==> flow/design.v <==
module if_stage (
    input  wire        clk,
    input  wire        rst_n,
    input  wire        stall,
    input  wire        branch_taken,
    input  wire [18:0] branch_target,
    output reg         ibus_valid,
    output reg  [18:0] ibus_addr,
    input  wire [18:0] ibus_rdata,
    output reg  [18:0] pc,
    output reg  [18:0] instruction
);
    always @(posedge clk or negedge rst_n) begin
        if (!rst_n) begin
            pc          <= 19'd0;
            ibus_valid  <= 1'b0;
        end
        else if (!stall) begin
            pc <= branch_taken ? branch_target : pc + 19'd1;
            ibus_valid <= 1'b1;
            ibus_addr  <= pc;
        end
    end
    always @(posedge clk or negedge rst_n) begin
        if (!rst_n)
            instruction <= 19'd0;
        else if (ibus_valid)
            instruction <= ibus_rdata;
    end
endmodule
module id_stage(
    input [18:0] instruction,
    output [4:0] opcode,
    output [2:0] rd,
    output [2:0] rs1,
    output [2:0] rs2,
    output [14:0] immediate,
    output reg [1:0] prediction
);
    assign opcode = instruction[18:14];
    assign rd = instruction[13:11];
    assign rs1 = instruction[10:8];
    assign rs2 = instruction[7:5];
    assign immediate = instruction[14:0];
    always @(*) begin
        case(opcode)
            5'b01010, 5'b01011, 5'b01100: prediction = 2'b10;  
            default: prediction = 2'b00;  
        endcase
    end
endmodule
module regfile(
    input clk,
    input [2:0] rd_addr,
    input [2:0] rs1_addr,
    input [2:0] rs2_addr,
    input [18:0] wb_data,
    input reg_write,
    output [18:0] rs1_data,
    output [18:0] rs2_data
);
    reg [18:0] registers [0:7];
    always @(posedge clk) begin
        if (reg_write && rd_addr != 0)
            registers[rd_addr] <= wb_data;
    end
    assign rs1_data = (rs1_addr == 3'd0) ? 19'd0 : registers[rs1_addr];
    assign rs2_data = (rs2_addr == 3'd0) ? 19'd0 : registers[rs2_addr];
endmodule
module alu(
    input [4:0] opcode,
    input [18:0] operand_a,
    input [18:0] operand_b,
    output reg [18:0] result,
    output reg zero_flag,
    output reg div_by_zero
);
    always @(*) begin
        result = 19'd0;
        div_by_zero = 1'b0;
        case(opcode)
            5'b00000: result = operand_a + operand_b;
            5'b00001: result = operand_a - operand_b;
            5'b00010: result = operand_a * operand_b;
            5'b00011: begin
                div_by_zero = (operand_b == 0);
                result = (operand_b == 0) ? 19'h7FFFF : operand_a / operand_b;
            end
            5'b00100: result = operand_a & operand_b;
            5'b00101: result = operand_a | operand_b;
            5'b00110: result = operand_a ^ operand_b;
            5'b00111: result = ~operand_a;
            5'b01000: result = operand_a + 1;
            5'b01001: result = operand_a - 1;
        endcase
        zero_flag = (result == 0);
    end
endmodule
module cpu_core (
    input  wire        clk,
    input  wire        rst_n,
    output reg         bus_valid,
    output reg         bus_write,
    output reg  [18:0] bus_addr,
    output reg  [18:0] bus_wdata,
    input  wire [18:0] bus_rdata
);
    wire [18:0] if_pc;
    wire [18:0] if_instr;
    wire [4:0]  opcode;
    wire [2:0]  rd, rs1, rs2;
    wire [14:0] imm;
    wire [18:0] rs1_data, rs2_data;
    wire [18:0] alu_result;
    wire        zero_flag;
    wire        div_by_zero;
    wire [18:0] wb_data;
    wire        reg_write;
    wire is_load  = (opcode == 5'b01000);
    wire is_store = (opcode == 5'b01001);
    wire mem_access = is_load | is_store;
    if_stage ifs (
        .clk(clk),
        .rst_n(rst_n),
        .stall(mem_access),           
        .branch_taken(1'b0),
        .branch_target(19'd0),
        .ibus_valid(),                
        .ibus_addr(),                 
        .ibus_rdata(bus_rdata),
        .pc(if_pc),
        .instruction(if_instr)
    );
    id_stage id (
        .instruction(if_instr),
        .opcode(opcode),
        .rd(rd),
        .rs1(rs1),
        .rs2(rs2),
        .immediate(imm),
        .prediction()
    );
    regfile rf (
        .clk(clk),
        .rd_addr(rd),
        .rs1_addr(rs1),
        .rs2_addr(rs2),
        .wb_data(wb_data),
        .reg_write(reg_write),
        .rs1_data(rs1_data),
        .rs2_data(rs2_data)
    );
    alu alu_u (
        .opcode(opcode),
        .operand_a(rs1_data),
        .operand_b(rs2_data),
        .result(alu_result),
        .zero_flag(zero_flag),
        .div_by_zero(div_by_zero)
    );
always @(*) begin
    bus_valid = mem_access;
    bus_write = is_store;
    bus_addr  = alu_result;
    bus_wdata = rs2_data;
end
    assign wb_data =
        (is_load)  ? bus_rdata :
                     alu_result;
    assign reg_write = ~is_store & ~is_load;
endmodule
From RTL to reports: cpu_core
The steps from the RTL of cpu_core to its reports follow in flow order.
Lines are those of the file above, counted from 1.
Operators carry their Yosys type and port widths (W data, S select, Z words).
Cell names lack the library's common part.
A cell with -- has no value.
Inputs
  top: cpu_core
  clock input: clk
  cell library: sky130hd
  timing corner: tt_025C_1v80

Word level
Yosys after proc, flatten, opt, wreduce and memory -nomap, before mapping. Enables and synchronous resets that opt folds into registers are not counted as muxes. Memory bits, and registers merged into a memory's read port (data or address), are not among the register bits. Print and check cells are not counted. Equal cells are merged and count once.
Memory sizes are those after Yosys's memory passes, which may raise the word count (mostly to a power of two), join words into wider ones and drop unused or constant bits.
Storage and ports
  input port bits: 21
  RAM bits: 152
  register bits: 20
  memories: 1
  cells after elaboration: 40
Memory list
  rf.registers: words 8, width 19, read ports 2, write ports 1, line 62  | reg [18:0] registers [0:7];
Operators by class
  bitwise logic cells: 8
  reductions and logical operators: 6
  equality and inequality tests: 9
  mux-type cells: 8
  $mul: 1
  $add $sub $neg: 4
  div/mod/pow operators: 1
Operator list (number)
  $div A19 B19 Y19: 1
  $mul A19 B19 Y19: 1
  $pmux W19 S10: 1
  $mux W19: 5
  $eq A5 B3 Y1 const B: 4
  $add A19 B1 Y19 const B: 1
  $sub A19 B1 Y19 const B: 1
  $add A19 B19 Y19: 1
  $sub A19 B19 Y19: 1
  $and A19 B19 Y19: 1
  $or A19 B19 Y19: 1
  $xor A19 B19 Y19: 1
  $not A19 Y19: 1
  $logic_not A19 Y1: 1
  $eq A5 B2 Y1 const B: 2
  $eq A5 B4 Y1 const B: 2
  $logic_not A3 Y1: 2
  $eq A5 B1 Y1 const B: 1
  $logic_not A5 Y1: 1
  $reduce_bool A3 Y1: 1
  $mux W3: 1
  $not A1 Y1: 2
  $and A1 B1 Y1: 1
  $or A1 B1 Y1: 1
  $logic_and A1 B1 Y1: 1
  $mux W1: 1

Depth
Yosys ltp: most cells in a row. Word level: on the elaborated netlist, between registers, memories and ports. Mapped: between sequential cells and ports; inverters and the memories' decode and read muxes count.
Logic depth
  word-level depth: 7
  ABC_AREA: 0
  gate-level depth with buffers: 186
  gate-level depth less buffers: 164

Synthesis result
Yosys stat after the flow's synthesis: flattened, memories mapped to cells. It holds for the ABC_AREA given above (unset counts as 0); a run with the other value may have another netlist.
Cells by type
  edfxtp_1: number 143, total area 4.29E+03 um^2
  ha_1: number 314, total area 3.93E+03 um^2
  fa_1: number 124, total area 2.48E+03 um^2
  nand2_1: number 298, total area 1.12E+03 um^2
  mux4_2: number 43, total area 968.429 um^2
  inv_1: number 254, total area 953.414 um^2
  nor2_1: number 251, total area 942.154 um^2
  mux2_2: number 83, total area 934.646 um^2
  o21ai_0: number 177, total area 885.85 um^2
  a21oi_1: number 176, total area 880.845 um^2
  xnor2_1: number 91, total area 797.014 um^2
  o21a_1: number 77, total area 578.054 um^2
  mux2i_1: number 57, total area 570.547 um^2
  a21o_1: number 57, total area 427.91 um^2
  nor3_1: number 85, total area 425.408 um^2
  xor2_1: number 44, total area 385.37 um^2
  dfrtp_1: number 15, total area 375.36 um^2
  clkbuf_1: number 93, total area 349.085 um^2
Not listed: further types 81, cells in them 641.
Synthesis totals
  mapped flip-flops: 158
  buffer cells: 131
  cell count: 3023
  sequential area: 0.0046695 mm^2
  synthesis area: 0.0260863 mm^2
The figures by module come from a second, unflattened synthesis with its own total; it is not the netlist above.
Unflattened totals
  cell total of the unflattened synthesis: 3200
  area total of the unflattened synthesis: 0.0279193 mm^2
Rows give one instance, submodules left out.
By module
  alu: area 0.0184602 mm^2, cells 2533, times used 1
  regfile: area 0.0063035 mm^2, cells 400, times used 1
  if_stage: area 0.002565 mm^2, cells 207, times used 1
  cpu_core: area 0.0003303 mm^2, cells 25, times used 1
  id_stage: area 0.0002602 mm^2, cells 35, times used 1

Timing after synthesis
Source: OpenSTA report_checks on the synthesized netlist (no wires, ideal clock, input and output delay 20% of the period each), path of least setup slack; recovery checks are left aside. Register names are those of the netlist, which keeps one name where synthesis merged equal registers.
Path post-synthesis
  path kind: flip-flop to output port
  start: register ifs.instruction[5]
  end: output port bus_addr[0]
  driving pins on the path: 169
  path buffers: 23
  delay of the path: 35.934 ns
  period: 45.0 ns
  data required time: 36.000 ns
  setup slack: 0.066 ns
  arrival time: 35.934 ns
  synthesis period reached: 44.934 ns
"delay of the path" is the arrival time less input delay plus setup time.
At an output port there is no setup time.
"driving pins on the path": output pins that drive a net of the path, with the launching flip-flop's if there is one; two outputs of one cell count as two.
"synthesis period reached" = period - worst setup slack (recovery checks aside). The figure is calculated, with input and output delays left at 20% of the set period.
The rows between start and end are the longest chain of elaborated cells between them; the timing report does not say that the signal goes this way. Where chains are equally long, one stands for them.
Each line given opens the expression or statement behind the cell; cells for indexed reads and writes are added by Yosys, which also makes memories of some case tables.
The chain passes a memory read, where the word-level depth is cut; so it can be longer than that depth.
On the way, post-synthesis
  cell sequence: dfrtp_1 -> buf_6 -> buf_6 -> buf_4 -> buf_2 -> mux2i_1 -> mux4_2 -> buf_1 -> ha_1 -> a21oi_1 -> ha_1 -> o21a_1 -> o21ai_0 -> or4_4 -> nand2_1 -> ha_1 -> o21a_1 -> o21a_1 -> [... 133 more ...] -> o211ai_1 -> a31oi_1 -> a221o_1 -> o21ai_0 -> clkbuf_1 -> nand2_1 -> o21ai_0 -> ha_1 -> nor2b_1 -> o21a_1 -> o21a_1 -> o21a_1 -> o21a_1 -> o31a_1 -> o21ai_0 -> a21oi_1 -> o41ai_1 -> nand2_1
  cells in the longest elaborated chain: 5
  elaborated cells on any way between the ends: 13
RTL lines, path post-synthesis
  start, declared: line 11  | output reg  [18:0] instruction
  start, assigned: line 26  | instruction <= 19'd0;
  start, assigned: line 28  | instruction <= ibus_rdata;
  $mem_v2 Z8 W19: line 62  | reg [18:0] registers [0:7];
  $mux W19: line 68  | assign rs2_data = (rs2_addr == 3'd0) ? 19'd0 : registers[rs2_addr];
  $div A19 B19 Y19: line 87  | result = (operand_b == 0) ? 19'h7FFFF : operand_a / operand_b;
  $mux W19: line 87
  $pmux W19 S10: line 81  | case(opcode)
  end, declared: line 104  | output reg  [18:0] bus_addr,

Timing after layout
From the final timing report of flow run A: the path of least setup slack in the routed layout; clock arrival at registers is part of the times.
Path after layout
  path kind: flip-flop to output port
  start: register ifs.instruction[5]
  end: output port bus_addr[0]
  arrival time: 33.19 ns
  period: 44.3 ns
  path buffers: 21
  setup slack: 2.25 ns
  data required time: 35.44 ns
  driving pins on the path: 160
The rows between start and end are the longest chain of elaborated cells between them; the timing report does not say that the signal goes this way. Where chains are equally long, one stands for them.
The chain passes a memory read, where the word-level depth is cut; so it can be longer than that depth.
On the way, after layout
  cell sequence: dfrtp_4 -> buf_12 -> buf_16 -> buf_12 -> mux2i_1 -> mux4_2 -> o2111ai_2 -> nor2_2 -> and3_4 -> a21oi_1 -> a21oi_1 -> ha_1 -> o21a_4 -> o21ai_4 -> or4_4 -> nand2_4 -> ha_4 -> o21a_1 -> [... 124 more ...] -> nand2_1 -> or4_1 -> o21ai_2 -> o21a_4 -> buf_4 -> mux2_2 -> a31oi_2 -> o31ai_2 -> ha_1 -> nand4_1 -> nor2_1 -> a2111oi_2 -> buf_4 -> a21oi_2 -> o41ai_4 -> buf_4 -> nand2_1 -> buf_2
  cells in the longest elaborated chain: 5
  elaborated cells on any way between the ends: 13
RTL lines, path after layout
  start, declared: line 11  | output reg  [18:0] instruction
  start, assigned: line 26  | instruction <= 19'd0;
  start, assigned: line 28  | instruction <= ibus_rdata;
  $mem_v2 Z8 W19: line 62  | reg [18:0] registers [0:7];
  $mux W19: line 68  | assign rs2_data = (rs2_addr == 3'd0) ? 19'd0 : registers[rs2_addr];
  $div A19 B19 Y19: line 87  | result = (operand_b == 0) ? 19'h7FFFF : operand_a / operand_b;
  $mux W19: line 87
  $pmux W19 S10: line 81  | case(opcode)
  end, declared: line 104  | output reg  [18:0] bus_addr,

Memo
Re: implementation data of cpu_core

5 stored runs of cpu_core in the flow (synthesis by Yosys, layout by OpenROAD, sky130hd cells), in arbitrary order. Constraints: input delay and output delay 20% of the set period each, output load 0.01 pF.
By "achieved clock period" is meant the clock period of the run minus its worst setup slack. This is arithmetic on one report: input and output delays are still those of the set period (20% each).
"worst setup path time" = time allowed to the worst setup path (clock period - input delay - output delay, where it has them) - its slack; a late launch clock adds to it, a late capture clock takes from it.
"power" is the tool's figure for a default switching activity; nothing was simulated.
[flow run A] settings: CORE_UTILIZATION=40, SETUP_SLACK_MARGIN=5.0, period_ns=44.3, CAP_MARGIN=20, CORE_MARGIN=2, SLEW_MARGIN=20
[flow run A] result: chip area after synthesis (Yosys) 0.0260863 mm^2, die area 0.0672754 mm^2, standard-cell area of the final layout 0.0335059 mm^2, utilization 52.0 %, worst setup slack after layout 2.248 ns, total negative slack 0.000 ns, power 2296 µW, achieved clock period 42.052 ns, worst setup path time 33.19 ns, worst setup path kind flip-flop to output port
[flow run B] settings: CAP_MARGIN=5, CELL_PAD_IN_SITES_DETAIL_PLACEMENT=2, CELL_PAD_IN_SITES_GLOBAL_PLACEMENT=1, CORE_MARGIN=3, CORE_UTILIZATION=59, GPL_ROUTABILITY_DRIVEN=1, HOLD_SLACK_MARGIN=0.3, PLACE_DENSITY_LB_ADDON=0.07, SETUP_SLACK_MARGIN=3.52, TNS_END_PERCENT=95, period_ns=45.0, SLEW_MARGIN=20
[flow run B] result: did not finish, placement stopped with DPL-0033
[flow run C] settings: CORE_UTILIZATION=40, period_ns=45.0, CAP_MARGIN=20, CORE_MARGIN=2, SLEW_MARGIN=20
[flow run C] result: chip area after synthesis (Yosys) 0.0260863 mm^2, die area 0.0672754 mm^2, standard-cell area of the final layout 0.0305906 mm^2, utilization 47.5 %, worst setup slack after layout 1.378 ns, total negative slack 0.000 ns, power 2064 µW, achieved clock period 43.622 ns, worst setup path time 34.62 ns, worst setup path kind flip-flop to output port
[flow run D] settings: CELL_PAD_IN_SITES_DETAIL_PLACEMENT=2, CELL_PAD_IN_SITES_GLOBAL_PLACEMENT=0, CORE_MARGIN=6, CORE_UTILIZATION=48, CTS_CLUSTER_DIAMETER=65, MIN_ROUTING_LAYER=met2, PLACE_DENSITY_LB_ADDON=0.24, SETUP_SLACK_MARGIN=5.0, SLEW_MARGIN=10, period_ns=49.8, CAP_MARGIN=20
[flow run D] result: did not finish, clock tree synthesis stopped with DPL-0033
[flow run E] settings: ABC_AREA=1, CELL_PAD_IN_SITES_GLOBAL_PLACEMENT=3, CORE_MARGIN=9, CORE_UTILIZATION=52, GPL_ROUTABILITY_DRIVEN=0, SETUP_SLACK_MARGIN=5.0, TNS_END_PERCENT=70, period_ns=45.0, CAP_MARGIN=20, SLEW_MARGIN=20
[flow run E] result: did not finish, placement stopped with GPL-0301
